==> flow/design.v <==
`timescale 1ns / 1ps
module CPU(result,pc_value,r0_value,rf_we,instr,rst, clk);
input clk;
input rst;
input [15:0] instr;
output [15:0] result;
output [15:0] pc_value;
output [15:0] r0_value;
output rf_we;
wire [15:0] r0;
wire [15:0]out_ireg;
wire [3:0]out_idec_to_addrRdest;
wire [3:0]out_idec_to_addrRsrc;
wire [2:0]out_idec_to_alu_select;
wire [3:0]out_immHigh_idec;
wire out_wr_en_idec;
wire out_arith_mux_select0_idec;
wire out_arith_mux_select1_idec;
wire [15:0]out_arith_mux_to_alu_input;
wire [15:0] out_rfRsrc_to_arith_mux;
wire [15:0] out_imm_sign_extended_to_arith_mux;
wire [15:0] out_imm_zero_extended_to_arith_mux;
wire [15:0]out_rfRdest_to_alu;
wire [15:0] out_alu_to_mux;
wire C,V,N,Z;
wire [15:0] out_muxload;
wire select_mux_load;
wire select_mux_mov;
wire [15:0] out_left_shifted_to_muxload_in;
wire [15:0] out_ram_to_muxload_in;
wire ram_en;
wire [15:0]out_pc;
assign pc_value = out_pc;
assign r0_value = r0;
assign rf_we = out_wr_en_idec;
wire [2:0]select_mux_which_load;
wire [15:0] out_mov_mux;
wire [15:0] out_mux_to_rf;
assign result = out_mux_to_rf;
wire [15:0] out_shifter_to_select_mux_which_load;
wire [15:0] out_mux_to_shifter_in;
wire select_which_to_shift;
wire branch;
wire jump;
wire [15:0] bj_value;
wire select_br_or_jump;
wire [15:0] out_psr;
wire [15:0]input_psr;
assign input_psr[0] = C;
assign input_psr[1] = V;
assign input_psr[2] = N;
assign input_psr[3] = Z;
assign input_psr[15:4] = 12'b0;
inde dec(ram_en, select_br_or_jump, branch, jump, select_which_to_shift, select_mux_mov, select_mux_load,select_mux_which_load,out_immHigh_idec,out_idec_to_addrRdest, out_idec_to_addrRsrc, out_idec_to_alu_select, out_wr_en_idec,out_arith_mux_select1_idec, out_arith_mux_select0_idec, out_ireg, out_psr[3:0]);
reg16 inst_reg(rst, clk, instr, out_ireg);
reg16 psr(rst, clk, input_psr, out_psr);
multiplexer_4_1 arith_mux(out_arith_mux_to_alu_input, out_rfRsrc_to_arith_mux, out_imm_sign_extended_to_arith_mux, out_imm_zero_extended_to_arith_mux, 16'b0, out_arith_mux_select1_idec, out_arith_mux_select0_idec);
Sign_Ex_Test sign_extended(out_idec_to_addrRsrc, out_immHigh_idec, out_imm_sign_extended_to_arith_mux, out_left_shifted_to_muxload_in, out_imm_zero_extended_to_arith_mux);
ALU alu(out_alu_to_mux,C,V,N,Z,out_rfRdest_to_alu,out_arith_mux_to_alu_input,out_idec_to_alu_select);
reg_file	reg_file16(rst, clk, out_wr_en_idec, out_idec_to_addrRdest, out_idec_to_addrRsrc,out_idec_to_addrRdest, out_mux_to_rf,out_rfRdest_to_alu, out_rfRsrc_to_arith_mux, r0);
multiplexer_2_1 muxload(out_muxload, out_ram_to_muxload_in,out_left_shifted_to_muxload_in , select_mux_load);
multiplexer_8_1	which_to_load_wdat_mux(out_mux_to_rf, out_alu_to_mux, out_muxload, out_mov_mux, out_shifter_to_select_mux_which_load, out_pc, 16'b1111111111111111, 16'b1111111111111111, 16'b1111111111111111, select_mux_which_load);
multiplexer_2_1 mux_mov(out_mov_mux, out_rfRsrc_to_arith_mux,out_imm_zero_extended_to_arith_mux , select_mux_mov);
multiplexer_2_1 mux_which_shift(out_mux_to_shifter_in, out_rfRsrc_to_arith_mux,out_imm_sign_extended_to_arith_mux , select_which_to_shift);
shifter shift(out_shifter_to_select_mux_which_load, out_rfRdest_to_alu, out_mux_to_shifter_in);
PC pc(clk,rst, branch, jump,bj_value, out_pc);
multiplexer_2_1 mux_brach(bj_value, out_rfRsrc_to_arith_mux, out_imm_sign_extended_to_arith_mux , select_br_or_jump);
spblockram_data ram(clk, ram_en, out_idec_to_addrRsrc, out_rfRdest_to_alu, out_ram_to_muxload_in);
endmodule
module PC(clock,rst, branch, jump,bj_value, count);
	 input clock;
	 input branch;
	 input jump;
	 input rst;
	 input [15:0]bj_value;
	 reg [15:0] new_count;  
	 output [15:0] count;  
	assign count = new_count;
	 always @(posedge rst or posedge clock) begin
	 if(rst)
	 begin
	 new_count <= 0;
	 end
	 else if(branch)
	 begin
	 new_count <= new_count + bj_value;	 
	 end
	 else if(jump)
	 begin
	 new_count <= bj_value;
	 end
	 else
	 begin
	 new_count <= new_count + 16'd1;
	 end  
    end
	 endmodule
module inde(ram_en, select_br_or_jump, branch, jump, select_which_to_shift,select_mux_mov,select_mux_load,select_mux_which_load,immHigh, rdest, rsrc, alu_out, wr_en,arith_mux_select1, arith_mux_select0, instruction, out_psr);
input [15:0] instruction;
output reg [2:0] alu_out;
output reg arith_mux_select0;
output reg arith_mux_select1;
output reg wr_en;
output reg ram_en;
output reg select_mux_load;
output reg select_mux_mov;
output reg select_which_to_shift;
output reg select_br_or_jump;
input  [3:0]out_psr;
output [3:0] rdest;
output [3:0] rsrc;
output [3:0] immHigh;
output reg [2:0]select_mux_which_load;
output reg branch;
output reg jump;
wire [3:0] op;
wire [3:0] rdest;
wire [3:0] op_ex ;
wire [3:0] rsrc ;
wire [3:0] immLow ;
assign op     = instruction[15:12];
assign rdest  = instruction[11:8];
assign op_ex  = instruction[7:4];
assign rsrc   = instruction[3:0];
assign immLow = instruction[3:0];
assign immHigh = instruction[7:4];
always @(*)
begin
	branch<=1'b0;
	jump<=1'b0;
	wr_en<=1'b0;
	ram_en<=1'b0;
	select_mux_load<=1'b0;
	select_mux_mov<=1'b0;
	select_which_to_shift<=1'b0;
	select_br_or_jump<=1'b0;
	select_mux_which_load<=3'b000;
	arith_mux_select0<=1'b0;
	arith_mux_select1<=1'b0;
	alu_out<=3'b000;
	if(op == 4'b0000)
	begin
	branch<=1'b0;
	jump<=1'b0;
	if(op_ex == 4'b1101)
	begin
	wr_en <= 1;
	select_mux_which_load <= 3'b010;
	select_mux_mov<=0;	 
	end
	else if(op_ex == 4'b1011)
	begin
	wr_en <= 0;
	select_mux_which_load <= 3'b000;
	arith_mux_select0 <= 1'b0;				 
	arith_mux_select1 <= 1'b0;	
	alu_out <= 3'b100;	 
	end
	else
	begin
	wr_en <= 1;
	select_mux_which_load <= 3'b000;
	arith_mux_select0 <= 1'b0;				 
	arith_mux_select1 <= 1'b0;	
	case(op_ex)
				4'b0101:alu_out <= 3'b000;	 
				4'b1001:alu_out <= 3'b001;	 
				4'b0001:alu_out <= 3'b010;	 
				4'b0010:alu_out <= 3'b011;	 
				4'b0011:alu_out <= 3'b100;	 
	endcase
	end
	end
	else if(op == 4'b0100)
	begin
	if (op_ex==4'b0000)
	begin
	branch<=1'b0;
	jump<=1'b0;
	wr_en <= 1; 
	select_mux_which_load <= 3'b001;
	select_mux_load<=0;	 
	ram_en <= 0;
	end	
	else if(op_ex == 4'b0100)	 
	begin
	branch<=1'b0;
	jump<=1'b0;
	wr_en <= 0; 
	ram_en <= 1;
	end
	else if (op_ex==4'b1100)
	begin
	if(rdest == 4'b0000)	 
	begin
	if(out_psr[3] == 1'b1)
	begin
	branch<=1'b0;
	jump<=1'b1;
	select_br_or_jump <= 1'b0;
	end
	else
	begin
	branch<=1'b0;
	jump<=1'b0;
	end
	end
	else if(rdest == 4'b0001)	 
	begin
	if(out_psr[3] == 1'b1)
	begin
	branch<=1'b0;
	jump<=1'b0;
	end
	else
	begin		
	branch<=1'b0;
	jump<=1'b1;
	select_br_or_jump <= 1'b0;
	end
	end
	end
	else if(op_ex==4'b1000)
	begin
	select_mux_which_load <= 3'b100; 
	wr_en <= 1;
	select_br_or_jump <= 1'b0;	
	branch<=1'b0;
	jump<=1'b1;
	end
	end
	else if(op == 4'b1111)
	begin
	branch<=1'b0;
	jump<=1'b0;
	wr_en <= 1;
	select_mux_which_load <= 3'b001;
	select_mux_load<=1;  
	ram_en <= 0;
	end
	else if(op == 4'b1101)
	begin
	branch<=1'b0;
	jump<=1'b0;
	wr_en <= 1;
	select_mux_which_load <= 3'b010;
	select_mux_mov<=1;  
	end
	else if(op == 4'b1000)
	begin
	if (op_ex==4'b0100)
	begin
	branch<=1'b0;
	jump<=1'b0;
	wr_en <= 1; 
	select_mux_which_load <= 3'b011;
	select_which_to_shift <= 0;	 
	end	
	else if (op_ex==4'b0000)
	begin
	branch<=1'b0;
	jump<=1'b0;
	wr_en <= 1; 
	select_mux_which_load <= 3'b011;
	select_which_to_shift <= 1;	 
	end	
	else if (op_ex==4'b0001)
	begin
	branch<=1'b0;
	jump<=1'b0;
	wr_en <= 1; 
	select_mux_which_load <= 3'b011;
	select_which_to_shift <= 1;	 
	end	
	end
	else if(op == 4'b1100)	 
	begin 
	if(rdest == 4'b0000)	 
	begin
	if(out_psr[3] == 1'b1)
	begin
	wr_en<= 1'b0;
	select_br_or_jump <= 1'b1;
	branch<=1'b1;
	jump<=1'b0;
	end
	else
	begin
	branch<=1'b0;
	jump<=1'b0;
	end
	end
	else if(rdest == 4'b0001)	 
	begin
	if(out_psr[3] == 1'b1)
	begin
	branch<=1'b0;
	jump<=1'b0;
	end
	else
	begin		
	select_br_or_jump <= 1'b1;
	branch<=1'b1;
	jump<=1'b0;
	end
	end
	end
	else if(op == 4'b0101)
	begin
	branch<=1'b0;
	jump<=1'b0;
	select_mux_which_load <= 3'b000;
	wr_en <= 1;
	arith_mux_select0 <= 1'b1;					 
	arith_mux_select1 <= 1'b0;	
	alu_out <= 3'b000;	 
	end
	else if(op == 4'b1001)
	begin
	branch<=1'b0;
	jump<=1'b0;
	select_mux_which_load <= 3'b000;
	wr_en <= 1;
	arith_mux_select0 <= 1'b1;					 
	arith_mux_select1 <= 1'b0;	
	alu_out <= 3'b001;	 
	end
	else if(op == 4'b1011)
	begin
	branch<=1'b0;
	jump<=1'b0;
	select_mux_which_load <= 3'b000;
	wr_en <= 0;
	arith_mux_select0 <= 1'b1;					 
	arith_mux_select1 <= 1'b0;		
	alu_out <= 3'b100;	 
	end
	else if(op == 4'b0001)
	begin
	branch<=1'b0;
	jump<=1'b0;
	select_mux_which_load <= 3'b000;
	wr_en <= 1;
	arith_mux_select0 <= 1'b0;					 
	arith_mux_select1 <= 1'b1;					 
	alu_out <= 3'b010;	 
	end
	else if(op == 4'b0010)
	begin
	branch<=1'b0;
	jump<=1'b0;
	select_mux_which_load <= 3'b000;
	wr_en <= 1;
	arith_mux_select0 <= 1'b0;					 
	arith_mux_select1 <= 1'b1;	
	alu_out <= 3'b011;	 
	end
	else if(op == 4'b0011)
	begin
	branch<=1'b0;
	jump<=1'b0;
	select_mux_which_load <= 3'b000;
	wr_en <= 1;
	arith_mux_select0 <= 1'b0;					 
	arith_mux_select1 <= 1'b1;		
	alu_out <= 3'b100;	 
	end
end
endmodule
module shifter(shifted_result, shifting_value, amount_of_shift);
input [15:0]amount_of_shift;
input [15:0]shifting_value;
output reg [15:0]shifted_result;
wire [3:0]amount ;
assign amount = amount_of_shift[3:0];
always @ (amount_of_shift or shifting_value)
begin
if(amount_of_shift[4] == 0)
begin
shifted_result <= shifting_value << amount;
end
else
begin
shifted_result <= shifting_value >> amount;
end
end
endmodule
module Sign_Ex_Test(immLow, immHigh, imm_sign_extended,left_shifted_value,zero_extended_value);
   output [15:0] imm_sign_extended;  
	output [15:0] left_shifted_value;
	output [15:0] zero_extended_value;
   input [3:0] immLow ;
	input [3:0] immHigh;
	wire [7:0]a;
	assign a = {immHigh,immLow};
	assign imm_sign_extended ={{8{a[7]}}, a};
	assign left_shifted_value={a, 8'b00000000};
	assign zero_extended_value={8'b00000000, a};
endmodule
module ALU(Y,C,V,N,Z,A,B,Op);
    output [15:0] Y;
    output C;  
    output N;  
    output V;  
    output Z;  
    input [15:0] A;
    input [15:0] B;
    input [2:0] Op;
    wire  [15:0] 	 AS, And, Or, Xor, Not, Xnor;
    wire 	 s; 
    wire 	 Vas;
    wire 	 Cas;
   carry_select_adder_subtractor addsub(AS, Cas, Vas, A, B, Op[0]);       
   andop aluand(And, A, B);                                               
   orop aluor(Or, A, B);                                                  
   xorop aluxor(Xor, A, B);                                               
   notop alunot(Not, A);                                                  
   xnorop aluxnor(Xnor, A, B);                                            
multiplexer_8_1 muxy(Y, AS, AS, And, Or, Xor, Not, Xnor, 16'b0, Op);  
   nor(s, Op[1], Op[2]);    
   and(C, Cas, s);
   and(V, Vas, s);
   and(N, Y[15], s);        
   zero z(Z, Y);            
endmodule
module andop(Y, A, B);
   output [15:0] Y;   
   input [15:0]  A;   
   input [15:0]  B;   
   and(Y[0], A[0], B[0]);
   and(Y[1], A[1], B[1]);
   and(Y[2], A[2], B[2]);
   and(Y[3], A[3], B[3]);
   and(Y[4], A[4], B[4]);
   and(Y[5], A[5], B[5]);
   and(Y[6], A[6], B[6]);
   and(Y[7], A[7], B[7]);
   and(Y[8], A[8], B[8]);
   and(Y[9], A[9], B[9]);
   and(Y[10], A[10], B[10]);
   and(Y[11], A[11], B[11]);
   and(Y[12], A[12], B[12]);
   and(Y[13], A[13], B[13]);
   and(Y[14], A[14], B[14]);
   and(Y[15], A[15], B[15]);
endmodule
module orop(Y, A, B);
   output [15:0] Y;  
   input [15:0]  A;  
   input [15:0]  B;  
   or(Y[0], A[0], B[0]);
   or(Y[1], A[1], B[1]);
   or(Y[2], A[2], B[2]);
   or(Y[3], A[3], B[3]);
   or(Y[4], A[4], B[4]);
   or(Y[5], A[5], B[5]);
   or(Y[6], A[6], B[6]);
   or(Y[7], A[7], B[7]);
   or(Y[8], A[8], B[8]);
   or(Y[9], A[9], B[9]);
   or(Y[10], A[10], B[10]);
   or(Y[11], A[11], B[11]);
   or(Y[12], A[12], B[12]);
   or(Y[13], A[13], B[13]);
   or(Y[14], A[14], B[14]);
   or(Y[15], A[15], B[15]);
endmodule
module xorop(Y, A, B);
   output [15:0] Y;  
   input [15:0]  A;  
   input [15:0]  B;  
   xor(Y[0], A[0], B[0]);
   xor(Y[1], A[1], B[1]);
   xor(Y[2], A[2], B[2]);
   xor(Y[3], A[3], B[3]);
   xor(Y[4], A[4], B[4]);
   xor(Y[5], A[5], B[5]);
   xor(Y[6], A[6], B[6]);
   xor(Y[7], A[7], B[7]);
   xor(Y[8], A[8], B[8]);
   xor(Y[9], A[9], B[9]);
   xor(Y[10], A[10], B[10]);
   xor(Y[11], A[11], B[11]);
   xor(Y[12], A[12], B[12]);
   xor(Y[13], A[13], B[13]);
   xor(Y[14], A[14], B[14]);
   xor(Y[15], A[15], B[15]);
endmodule
module notop(Y, A);
   output [15:0] Y;  
   input [15:0]  A;  
   not(Y[0], A[0]);
   not(Y[1], A[1]);
   not(Y[2], A[2]);
   not(Y[3], A[3]);
   not(Y[4], A[4]);
   not(Y[5], A[5]);
   not(Y[6], A[6]);
   not(Y[7], A[7]);
   not(Y[8], A[8]);
   not(Y[9], A[9]);
   not(Y[10], A[10]);
   not(Y[11], A[11]);
   not(Y[12], A[12]);
   not(Y[13], A[13]);
   not(Y[14], A[14]);
   not(Y[15], A[15]);
endmodule
module xnorop(Y, A, B);
   output [15:0] Y;  
   input [15:0]  A;  
   input [15:0]  B;  
   xnor(Y[0], A[0], B[0]);
   xnor(Y[1], A[1], B[1]);
   xnor(Y[2], A[2], B[2]);
   xnor(Y[3], A[3], B[3]);
   xnor(Y[4], A[4], B[4]);
   xnor(Y[5], A[5], B[5]);
   xnor(Y[6], A[6], B[6]);
   xnor(Y[7], A[7], B[7]);
   xnor(Y[8], A[8], B[8]);
   xnor(Y[9], A[9], B[9]);
   xnor(Y[10], A[10], B[10]);
   xnor(Y[11], A[11], B[11]);
   xnor(Y[12], A[12], B[12]);
   xnor(Y[13], A[13], B[13]);
   xnor(Y[14], A[14], B[14]);
   xnor(Y[15], A[15], B[15]);
endmodule
module zero(Z, A);
   output Z;         
   input [15:0]  A;  
   wire [15:0] 	 Y;  
   xnor(Y[0], A[0], 1'b0);
   xnor(Y[1], A[1], 1'b0);
   xnor(Y[2], A[2], 1'b0);
   xnor(Y[3], A[3], 1'b0);
   xnor(Y[4], A[4], 1'b0);
   xnor(Y[5], A[5], 1'b0);
   xnor(Y[6], A[6], 1'b0);
   xnor(Y[7], A[7], 1'b0);
   xnor(Y[8], A[8], 1'b0);
   xnor(Y[9], A[9], 1'b0);
   xnor(Y[10], A[10], 1'b0);
   xnor(Y[11], A[11], 1'b0);
   xnor(Y[12], A[12], 1'b0);
   xnor(Y[13], A[13], 1'b0);
   xnor(Y[14], A[14], 1'b0);
   xnor(Y[15], A[15], 1'b0);
   and(Z, Y[0], Y[1], Y[2], Y[3], Y[4],
       Y[5], Y[6], Y[7], Y[8],
       Y[9], Y[10], Y[11], Y[12],
       Y[13], Y[14], Y[15]);
endmodule
module carry_select_adder_subtractor(S, C, V, A, B, Op);
   output [15:0] S;    
   output 	 C;    
   output 	 V;    
   input [15:0]  A;    
   input [15:0]  B;    
   input 	 Op;   
   wire 	 C15;  
   wire [15:0] 	 Bx;
   xor(Bx[0], B[0], Op);
   xor(Bx[1], B[1], Op);
   xor(Bx[2], B[2], Op);
   xor(Bx[3], B[3], Op);
   xor(Bx[4], B[4], Op);
   xor(Bx[5], B[5], Op);
   xor(Bx[6], B[6], Op);
   xor(Bx[7], B[7], Op);
   xor(Bx[8], B[8], Op);
   xor(Bx[9], B[9], Op);
   xor(Bx[10], B[10], Op);
   xor(Bx[11], B[11], Op);
   xor(Bx[12], B[12], Op);
   xor(Bx[13], B[13], Op);
   xor(Bx[14], B[14], Op);
   xor(Bx[15], B[15], Op);
   xor(C, C15, Op);             
   carry_select_adder csa(S, C15, V, A, Bx, Op);   
endmodule
module carry_select_adder(S, C, V, A, B, Cin);
   output [15:0] S;    
   output 	 C;    
   output 	 V;    
   input [15:0]  A;    
   input [15:0]  B;    
   input 	 Cin;  
   wire [3:0] 	S1_0;    
   wire [3:0] 	S1_1;    
   wire [3:0] 	S2_0;    
   wire [3:0] 	S2_1;    
   wire [3:0] 	S3_0;    
   wire [3:0] 	S3_1;    
   wire 	C1_0;    
   wire 	C1_1;    
   wire 	C2_0;    
   wire 	C2_1;    
   wire 	C3_0;    
   wire 	C3_1;    
   wire 	C0;      
   wire 	C1;      
   wire 	C2;      
   wire         V0;      
   wire 	V1_0;    
   wire 	V1_1;    
   wire 	V2_0;    
   wire 	V2_1;    
   wire 	V3_0;    
   wire 	V3_1;    
   ripple_carry_adder rc_nibble_0(S[3:0], C0, V0, A[3:0], B[3:0], Cin);               
   ripple_carry_adder rc_nibble_1_carry_0(S1_0, C1_0, V1_0, A[7:4], B[7:4], 1'b0);       
   ripple_carry_adder rc_nibble_1_carry_1(S1_1, C1_1, V1_1, A[7:4], B[7:4], 1'b1);       
   ripple_carry_adder rc_nibble_2_carry_0(S2_0, C2_0, V2_0, A[11:8], B[11:8], 1'b0);     
   ripple_carry_adder rc_nibble_2_carry_1(S2_1, C2_1, V2_1, A[11:8], B[11:8], 1'b1);     
   ripple_carry_adder rc_nibble_3_carry_0(S3_0, C3_0, V3_0, A[15:12], B[15:12], 1'b0);   
   ripple_carry_adder rc_nibble_3_carry_1(S3_1, C3_1, V3_1, A[15:12], B[15:12], 1'b1);   
   multiplexer_2_1 #(1) muxc1(C1, C1_0, C1_1, C0);  
   multiplexer_2_1 #(1) muxc2(C2, C2_0, C2_1, C1);  
   multiplexer_2_1 #(1) muxc(C, C3_0, C3_1, C2);    
   multiplexer_2_1 #(1) muxv(V, V3_0, V3_1, C2);    
   multiplexer_2_1 #(4) muxs1(S[7:4], S1_0, S1_1, C0);     
   multiplexer_2_1 #(4) muxs2(S[11:8], S2_0, S2_1, C1);    
   multiplexer_2_1 #(4) muxs3(S[15:12], S3_0, S3_1, C2);   
endmodule
module ripple_carry_adder(S, C, V, A, B, Cin);
   output [3:0] S;    
   output 	C;    
   output       V;    
   input [3:0] 	A;    
   input [3:0] 	B;    
   input 	Cin;  
   wire 	C0;  
   wire 	C1;  
   wire 	C2;  
   full_adder fa0(S[0], C0, A[0], B[0], Cin);     
   full_adder fa1(S[1], C1, A[1], B[1], C0);
   full_adder fa2(S[2], C2, A[2], B[2], C1);
   full_adder fa3(S[3], C, A[3], B[3], C2);     
   xor(V, C, C2);   
endmodule
module full_adder(S, Cout, A, B, Cin);
   output S;
   output Cout;
   input  A;
   input  B;
   input  Cin;
   wire   w1;
   wire   w2;
   wire   w3;
   wire   w4;
   xor(w1, A, B);
   xor(S, Cin, w1);
   and(w2, A, B);   
   and(w3, A, Cin);
   and(w4, B, Cin);   
   or(Cout, w2, w3, w4);
endmodule
module multiplexer_2_1(X, A0, A1,S);
   parameter WIDTH=16;      
   output [WIDTH-1:0] X;    
   input [WIDTH-1:0]  A1;   
   input [WIDTH-1:0]  A0;   
   input 	      S;   
   assign X = (S == 1'b0) ? A0 : A1;
endmodule
module multiplexer_4_1(X, A0, A1, A2, A3, S1, S0);
   parameter WIDTH=16;      
   output [WIDTH-1:0] X;    
   input [WIDTH-1:0]  A3;   
   input [WIDTH-1:0]  A2;   
   input [WIDTH-1:0]  A1;   
   input [WIDTH-1:0]  A0;   
   input 	      S0;   
   input 	      S1;   
   assign X = (S1 == 0 
	       ? (S0 == 0 
		  ? A0        
		  : A1)       
	       : (S0 == 0 
		  ? A2        
		  : A3));     
endmodule
module multiplexer_8_1(X, A0, A1, A2, A3, A4, A5, A6, A7, S);
   parameter WIDTH=16;      
   output [WIDTH-1:0] X;    
   input [WIDTH-1:0]  A7;   
   input [WIDTH-1:0]  A6;   
   input [WIDTH-1:0]  A5;   
   input [WIDTH-1:0]  A4;   
   input [WIDTH-1:0]  A3;   
   input [WIDTH-1:0]  A2;   
   input [WIDTH-1:0]  A1;   
   input [WIDTH-1:0]  A0;   
   input [2:0]	      S;   
   assign X = (S[2] == 0 
	       ? (S[1] == 0 
		  ? (S[0] == 0 
		     ? A0        
		     : A1)       
		  : (S[0] == 0 
		     ? A2        
		     : A3))      
	       : (S[1] == 0 
		  ? (S[0] == 0 
		     ? A4        
		     : A5)       
		  : (S[0] == 0 
		     ? A6        
		     : A7)));    
endmodule
module reg_file(rst, clk, wr_en, rd0_addr, rd1_addr,wr_addr, wr_data,rd0_data, rd1_data, r0);
			input rst;
            input clk;
            input wr_en;
            input [3:0] rd0_addr;
            input [3:0] rd1_addr;
            input [3:0] wr_addr;
            input [15:0] wr_data;
            output [15:0] rd0_data;
            output [15:0] rd1_data;
			output [15:0] r0;
    reg [15:0] mem [15:0];
    integer i;
	 assign rd0_data = mem[rd0_addr];
	assign rd1_data = mem[rd1_addr];
	assign r0 = mem[0];
    always @(posedge rst or posedge clk)
    begin
        if (rst) begin
            for (i=0; i<16; i=i+1)
                mem[i] <= 0;
        end
        else if (wr_en) begin
            mem[wr_addr] <= wr_data;
        end
    end
endmodule
module reg16 (reset, CLK, D, Q);
input reset;
input CLK;
input [15:0] D;
output [15:0] Q;
reg [15:0] Q;
always @(posedge reset or posedge CLK)
if (reset)
Q <= 0;
else
Q <= D;
endmodule
module spblockram_data (clk, we, a, di, dout);		 
input clk;
input we;
input [3:0] a;
input [15:0] di;
output [15:0] dout;
reg [15:0] RAM[15:0];
always @(posedge clk) begin
if (we == 1'b1)
RAM[a] <= di;
end
assign dout = RAM[a];
endmodule
; From RTL to reports: CPU
; Module CPU before and after one edit of its RTL, step after step.
; "before" refers to lines of the RTL above, "after" to lines of the edited file.
; "delta" is "after" less "before", of the values as shown.
; Operators carry their Yosys type and port widths (W data, S select, Z words).
; Cell names lack the library's common part.
; The mark -- stands for no value.
[setup]
design = CPU
clk_port = clk
cell_library = sky130hd
lib_corner = tt_025C_1v80

; Edit of the RTL
; Unified diff, file above to edited file.
; This change comes from a script, not from a designer. The edited design behaves differently; no optimisation was intended.
; begin of diff
@@ -724,5 +724,7 @@
     reg [15:0] mem [15:0];
     integer i;
-	 assign rd0_data = mem[rd0_addr];
+	 reg [15:0] rd0_data_q;
+	 always @(posedge clk) rd0_data_q <= mem[rd0_addr];
+	 assign rd0_data = rd0_data_q;
 	assign rd1_data = mem[rd1_addr];
 	assign r0 = mem[0];
; end of diff

; Word-level counts
; Source: Yosys, flattened and elaborated. Widths are those after wreduce. Registers that Yosys merges into a memory's read port (data or address) are not register bits. Print and check cells do not count. Equal cells are merged and count once.
; Memory sizes are those after Yosys's memory passes, which may raise the word count (mostly to a power of two), join words into wider ones and drop unused or constant bits.
[op_classes]
columns = item, before, after, delta
row1 = addsub, 2, 2, 0
row2 = n_eq, 50, 50, 0
row3 = n_shift, 2, 2, 0
row4 = muxes, 132, 132, 0
row5 = bitwise, 286, 286, 0
row6 = reduce_and_logical, 20, 20, 0
; Operator kinds equal on both sides are left out: 23.
[word_totals]
columns = item, before, after, delta
row1 = register_bits, 292, 308, 16
row2 = ram_bits, 256, 256, 0
row3 = n_memories, 1, 1, 0
row4 = in_bits, 18, 18, 0
row5 = output_inout_bits, 49, 49, 0
row6 = word_cells, 512, 513, 1
[mem_list]
columns = item, before, after
row1 = mem_shapes, ram.RAM 16 x 16 bit 1R1W, ram.RAM 16 x 16 bit 1R1W

; Longest topological paths
; Longest topological path by Yosys (ltp), each cell counted once; first at word level (registers and memories cut), then after technology mapping (sequential cells cut; the memories' decode and read muxes count).
[logic_depth]
columns = item, before, after, delta
row1 = depth_word, 48, 48, 0
row2 = abc_area, 0, 0, --
row3 = mapped_depth, 27, 29, 2
row4 = depth_no_buf, 20, 24, 4

; Netlist
; Yosys stat after the flow's synthesis: flattened, memories mapped to cells. It holds for the ABC_AREA given above (unset counts as 0); a run with the other value may have another netlist.
[by_type]
columns = cell, before, after, delta
row1 = a22oi_1, 45, 102, 57
row2 = mux2i_1, 59, 92, 33
row3 = clkbuf_1, 93, 125, 32
row4 = buf_2, 71, 44, -27
row5 = o21ai_0, 258, 234, -24
row6 = nor2_1, 237, 213, -24
row7 = o31ai_1, 27, 4, -23
row8 = nand4_1, 6, 29, 23
row9 = nand2_1, 346, 326, -20
row10 = a21oi_1, 172, 152, -20
row11 = nand3_1, 76, 56, -20
row12 = and3_1, 33, 14, -19
row13 = nand3b_1, 30, 11, -19
row14 = nor3_1, 36, 54, 18
row15 = dfxtp_1, 0, 16, 16
row16 = o211ai_1, 42, 27, -15
row17 = nand2b_1, 34, 19, -15
row18 = a32oi_1, 21, 7, -14
; Cell types equal on both sides are left out: 13.
; Not every row of either side is listed.
[mapped]
columns = item, before, after, delta
row1 = stdcells, 3033, 2836, -197
row2 = yosys_area_um2, 31732.9, 30464.2, -1268.7
row3 = sequential_area_um2, 14919.3, 15239.6, 320.3
row4 = flip_flops, 545, 561, 16
row5 = buf_cells, 220, 219, -1
; The figures by module come from a second, unflattened synthesis with its own total; it is not the netlist above.
[unflattened]
columns = item, before, after, delta
row1 = cells_unflattened, 2572, 2604, 32
row2 = hier_area_um2, 34236.6, 34260.4, 23.8
; Each row is one instance without its submodules.
[modules_before]
columns = mod, instances, n_cells, area_um2, mod_seq_area_um2
row1 = reg_file, 1, 1236, 14358.8, 6406.1
row2 = spblockram_data, 1, 418, 9770.6, 7687.4
row3 = multiplexer_8_1, 2, 57, 1071.0, 0.0
row4 = PC, 1, 211, 1690.4, 400.4
row5 = shifter, 1, 183, 1615.3, 0.0
row6 = multiplexer_2_1, 4, 18, 249.0, 0.0
row7 = reg16, 2, 17, 404.1, 400.4
row8 = full_adder, 28, 1, 20.0, 0.0
row9 = inde, 1, 72, 454.2, 0.0
row10 = multiplexer_4_1, 1, 20, 424.2, 0.0
row11 = Sign_Ex_Test, 1, 49, 364.1, 0.0
row12 = carry_select_adder_subtractor, 1, 19, 180.2, 0.0
row13 = xnorop, 1, 16, 140.1, 0.0
row14 = xorop, 1, 16, 140.1, 0.0
; before: Modules not listed: 10.
[modules_after]
columns = mod, instances, n_cells, area_um2, mod_seq_area_um2
row1 = reg_file, 1, 1268, 14382.5, 6726.5
row2 = spblockram_data, 1, 418, 9770.6, 7687.4
row3 = multiplexer_8_1, 2, 57, 1071.0, 0.0
row4 = PC, 1, 211, 1690.4, 400.4
row5 = shifter, 1, 183, 1615.3, 0.0
row6 = multiplexer_2_1, 4, 18, 249.0, 0.0
row7 = reg16, 2, 17, 404.1, 400.4
row8 = full_adder, 28, 1, 20.0, 0.0
row9 = inde, 1, 72, 454.2, 0.0
row10 = multiplexer_4_1, 1, 20, 424.2, 0.0
row11 = Sign_Ex_Test, 1, 49, 364.1, 0.0
row12 = carry_select_adder_subtractor, 1, 19, 180.2, 0.0
row13 = xnorop, 1, 16, 140.1, 0.0
row14 = xorop, 1, 16, 140.1, 0.0
; after: Modules not listed: 10.

; Worst setup path after synthesis
; OpenSTA on the mapped netlist: ideal clock, no wires. The path of least setup slack (recovery checks aside). Input and output delay are each 20% of the period. Register names are those of the netlist, which keeps one name where synthesis merged equal registers.
[synth_path]
columns = item, before, after, delta
row1 = kind, reg-to-output, reg-to-output, --
row2 = start, register inst_reg.Q[12], register inst_reg.Q[12], --
row3 = end, output result[15], output result[15], --
row4 = period_ns, 9.0, 9.0, 0.0
row5 = out_delay_ns, 1.800, 1.800, 0.000
row6 = t_first_pin_ns, 0.000, 0.000, 0.000
row7 = arrival_time_ns, 6.037, 6.055, 0.018
row8 = required_time_ns, 7.200, 7.200, 0.000
row9 = setup_slack_ns, 1.163, 1.145, -0.018
row10 = path_delay_ns, 6.037, 6.055, 0.018
row11 = path_stages, 25, 25, 0
row12 = path_buffers, 7, 5, -2
row13 = synth_period_reached_ns, 7.837, 7.855, 0.018
; "path_delay_ns" is the arrival time less input delay plus setup time.
; A path that ends at an output port has no setup time.
; "path_stages" counts driving pins, that of a launching flip-flop among them; a cell with two outputs on the path counts twice.
; "synth_period_reached_ns" = period - worst setup slack (recovery checks aside). The figure is calculated, with input and output delays left at 20% of the set period.
; Between the ends stands the longest chain of elaborated cells between them, by number of cells; it is not shown to be the way that was timed. Of several equally long chains one is given.
; Each line given opens the expression or statement behind the cell; cells for indexed reads and writes are added by Yosys, which also makes memories of some case tables.
[synth_between_before]
cell_sequence = dfrtp_1 -> or4_1 -> buf_2 -> a211o_1 -> nand2b_1 -> buf_2 -> buf_2 -> buf_2 -> buf_2 -> buf_2 -> xnor2_1 -> fa_1 -> fa_1 -> fa_1 -> nor2_1 -> a21oi_1 -> a21oi_1 -> nand3_2 -> a2111oi_4 -> a2111oi_4 -> a211o_1 -> a211oi_2 -> o2111ai_2 -> buf_6 -> nand2_1
elab_chain_cells = 35
cells_between = 210
classes_between = eq/ne: 11; shift: 2; mux: 72; logic: 124; reduce/logical: 1
[synth_lines_before]
columns = item, line_no
row1 = "start, declared", 744  ; output [15:0] Q;
row2 = "start, assigned", 748  ; Q <= 0;
row3 = "start, assigned", 750  ; Q <= D;
row4 = $eq A4 B2 Y1, 358  ; else if(op == 4'b0011)
row5 = $mux W1, 358
row6 = $mux W1, 348  ; else if(op == 4'b0010)
row7 = $mux W1, 338  ; else if(op == 4'b0001)
row8 = $mux W1, 328  ; else if(op == 4'b1011)
row9 = $mux W1, 318  ; else if(op == 4'b1001)
row10 = $mux W1, 308  ; else if(op == 4'b0101)
row11 = [20 not listed], --
row12 = $mux W1 (2 in a row), 666  ; assign X = (S == 1'b0) ? A0 : A1;
row13 = $mux W4, 666
row14 = $mux W16, 698  ; ? (S[1] == 0
row15 = $mux W16, 697  ; assign X = (S[2] == 0
row16 = $mux W16, 699  ; ? (S[0] == 0
row17 = $mux W16, 698
row18 = $mux W16, 697
row19 = "end, declared", 6  ; output [15:0] result;
[synth_between_after]
cell_sequence = dfrtp_1 -> buf_2 -> nor4_1 -> o21ai_1 -> nand2_1 -> clkbuf_1 -> clkbuf_1 -> buf_1 -> xnor2_1 -> fa_1 -> fa_1 -> fa_1 -> mux2i_1 -> nand2b_1 -> a21oi_1 -> nor4_1 -> o311ai_2 -> mux2i_1 -> nand2_2 -> a311oi_4 -> o21bai_1 -> mux2i_2 -> a31oi_2 -> buf_6 -> inv_1
elab_chain_cells = 35
cells_between = 210
classes_between = eq/ne: 11; shift: 2; mux: 72; logic: 124; reduce/logical: 1
[synth_lines_after]
columns = item, line_no
row1 = "start, declared", 746  ; output [15:0] Q;
row2 = "start, assigned", 750  ; Q <= 0;
row3 = "start, assigned", 752  ; Q <= D;
row4 = $eq A4 B2 Y1, 358  ; else if(op == 4'b0011)
row5 = $mux W1, 358
row6 = $mux W1, 348  ; else if(op == 4'b0010)
row7 = $mux W1, 338  ; else if(op == 4'b0001)
row8 = $mux W1, 328  ; else if(op == 4'b1011)
row9 = $mux W1, 318  ; else if(op == 4'b1001)
row10 = $mux W1, 308  ; else if(op == 4'b0101)
row11 = [20 not listed], --
row12 = $mux W1 (2 in a row), 666  ; assign X = (S == 1'b0) ? A0 : A1;
row13 = $mux W4, 666
row14 = $mux W16, 698  ; ? (S[1] == 0
row15 = $mux W16, 697  ; assign X = (S[2] == 0
row16 = $mux W16, 699  ; ? (S[0] == 0
row17 = $mux W16, 698
row18 = $mux W16, 697
row19 = "end, declared", 6  ; output [15:0] result;

; Worst path after layout
; From the final timing report of the runs of set A: the path of least setup slack in the routed layout; clock arrival at registers is part of the times.
[layout_path]
columns = item, before, after, delta
row1 = kind, reg-to-output, reg-to-output, --
row2 = start, register inst_reg.Q[2], register inst_reg.Q[0], --
row3 = end, output result[11], output result[13], --
row4 = period_ns, 9.0, 9.0, 0.0
row5 = out_delay_ns, 1.80, 1.80, 0.00
row6 = t_first_pin_ns, 0.65, 0.64, -0.01
row7 = arrival_time_ns, 7.05, 7.04, -0.01
row8 = required_time_ns, 7.20, 7.20, 0.00
row9 = setup_slack_ns, 0.15, 0.16, 0.01
row10 = path_stages, 23, 26, 3
row11 = path_buffers, 3, 3, 0
; Between the ends stands the longest chain of elaborated cells between them, by number of cells; it is not shown to be the way that was timed. Of several equally long chains one is given.
[layout_between_before]
cell_sequence = dfrtp_4 -> buf_4 -> and3b_1 -> a32oi_1 -> o22a_1 -> a31oi_2 -> mux2i_2 -> xnor2_1 -> fa_1 -> fa_1 -> fa_1 -> nor2_1 -> a21oi_2 -> a21oi_1 -> nand3_2 -> and4b_1 -> nor4_4 -> and3_1 -> nor3_1 -> buf_4 -> o31a_2 -> inv_1 -> clkdlybuf4s50_1
elab_chain_cells = 24
cells_between = 128
classes_between = eq/ne: 15; shift: 2; mux: 20; logic: 89; reduce/logical: 1; memory: 1
[layout_lines_before]
columns = item, line_no
row1 = "start, declared", 744  ; output [15:0] Q;
row2 = "start, assigned", 748  ; Q <= 0;
row3 = "start, assigned", 750  ; Q <= D;
row4 = $eq A4 B4 Y1, 727  ; assign rd1_data = mem[rd1_addr];
row5 = $pmux W16 S16, 727
row6 = $mux W16, 678  ; ? (S0 == 0
row7 = $mux W16, 677  ; assign X = (S1 == 0
row8 = $xor A1 B1 Y1, 568  ; xor(Bx[4], B[4], Op);
row9 = $and A1 B1 Y1, 655  ; and(w2, A, B);
row10 = $or A1 B1 Y1 (2 in a row), 658  ; or(Cout, w2, w3, w4);
row11 = [9 not listed], --
row12 = $mux W1, 666  ; assign X = (S == 1'b0) ? A0 : A1;
row13 = $mux W4, 666
row14 = $mux W16, 698  ; ? (S[1] == 0
row15 = $mux W16, 697  ; assign X = (S[2] == 0
row16 = $mux W16, 699  ; ? (S[0] == 0
row17 = $mux W16, 698
row18 = $mux W16, 697
row19 = "end, declared", 6  ; output [15:0] result;
[layout_between_after]
cell_sequence = dfrtp_4 -> buf_12 -> mux2_2 -> a32oi_1 -> o211ai_1 -> a211oi_2 -> buf_4 -> nor2_1 -> nand2_1 -> o21ai_1 -> xnor2_1 -> fa_2 -> fa_1 -> fa_2 -> mux2i_2 -> nand2b_1 -> a21oi_1 -> nor4_1 -> o311ai_2 -> mux2i_2 -> nand2_2 -> a311oi_4 -> xor2_1 -> o21ai_1 -> o221a_2 -> clkdlybuf4s50_1
elab_chain_cells = 25
cells_between = 143
classes_between = eq/ne: 15; shift: 2; mux: 21; logic: 103; reduce/logical: 1; memory: 1
[layout_lines_after]
columns = item, line_no
row1 = "start, declared", 746  ; output [15:0] Q;
row2 = "start, assigned", 750  ; Q <= 0;
row3 = "start, assigned", 752  ; Q <= D;
row4 = $eq A4 B4 Y1, 729  ; assign rd1_data = mem[rd1_addr];
row5 = $pmux W16 S16, 729
row6 = $mux W16, 678  ; ? (S0 == 0
row7 = $mux W16, 677  ; assign X = (S1 == 0
row8 = $xor A1 B1 Y1, 568  ; xor(Bx[4], B[4], Op);
row9 = $and A1 B1 Y1, 655  ; and(w2, A, B);
row10 = $or A1 B1 Y1 (2 in a row), 658  ; or(Cout, w2, w3, w4);
row11 = [9 not listed], --
row12 = $mux W1 (2 in a row), 666  ; assign X = (S == 1'b0) ? A0 : A1;
row13 = $mux W4, 666
row14 = $mux W16, 698  ; ? (S[1] == 0
row15 = $mux W16, 697  ; assign X = (S[2] == 0
row16 = $mux W16, 699  ; ? (S[0] == 0
row17 = $mux W16, 698
row18 = $mux W16, 697
row19 = "end, declared", 6  ; output [15:0] result;

; Flow runs
; Runs of the flow (Yosys, OpenROAD) on both versions; the two runs of a pair have the same settings. The constraints put input and output delay at 20% of the set period each and load the outputs with 0.01 pF.
[settings_set_A]
CORE_UTILIZATION = 40
PLACE_DENSITY = 0.6
period_ns = 9.0
CAP_MARGIN = 20
CORE_MARGIN = 2
SLEW_MARGIN = 20
[results_set_A]
columns = item, before, after, delta
row1 = synth_chip_area_um2, 31732.9, 30464.2, -1268.7
row2 = design.die.area_um2, 81601.6, 78383.2, -3218.4
row3 = layout_stdcell_area_um2, 36211.0, 34695.8, -1515.2
row4 = fin_util_pct, 46.0, 45.8, -0.2
row5 = ws_setup_ns, 0.155, 0.159, 0.004
row6 = tns_setup_ns, 0.000, 0.000, 0.000
row7 = final_hold_ws_ns, 0.512, 0.510, -0.002
row8 = design_power_mw, 10.715, 10.408, -0.307
row9 = timing.achieved_period_ns, 8.845, 8.841, -0.004
[settings_set_B]
ABC_AREA = 0
CAP_MARGIN = 35
CORE_ASPECT_RATIO = 1.31
CORE_UTILIZATION = 27
GPL_ROUTABILITY_DRIVEN = 0
GPL_TIMING_DRIVEN = 0
MAX_ROUTING_LAYER = met5
PLACE_DENSITY_LB_ADDON = 0.17
SETUP_SLACK_MARGIN = 0.55
SLEW_MARGIN = 35
TNS_END_PERCENT = 100
period_ns = 7.38
CORE_MARGIN = 2
[results_set_B]
columns = item, before, after, delta
row1 = synth_chip_area_um2, 31732.9, 30464.2, -1268.7
row2 = design.die.area_um2, 120313.0, 115558.0, -4755.0
row3 = layout_stdcell_area_um2, 41051.9, 38418.1, -2633.8
row4 = fin_util_pct, 35.3, 34.2, -1.1
row5 = ws_setup_ns, -0.544, -1.076, -0.532
row6 = tns_setup_ns, -3.674, -7.679, -4.005
row7 = final_hold_ws_ns, 0.508, 0.523, 0.015
row8 = design_power_mw, 14.760, 14.236, -0.524
row9 = timing.achieved_period_ns, 7.924, 8.456, 0.532
; "timing.achieved_period_ns" = clock period - worst setup slack. The figure is calculated, with input and output delays left at 20% of the set period.
; "design_power_mw" is the tool's figure for a default switching activity; nothing was simulated.
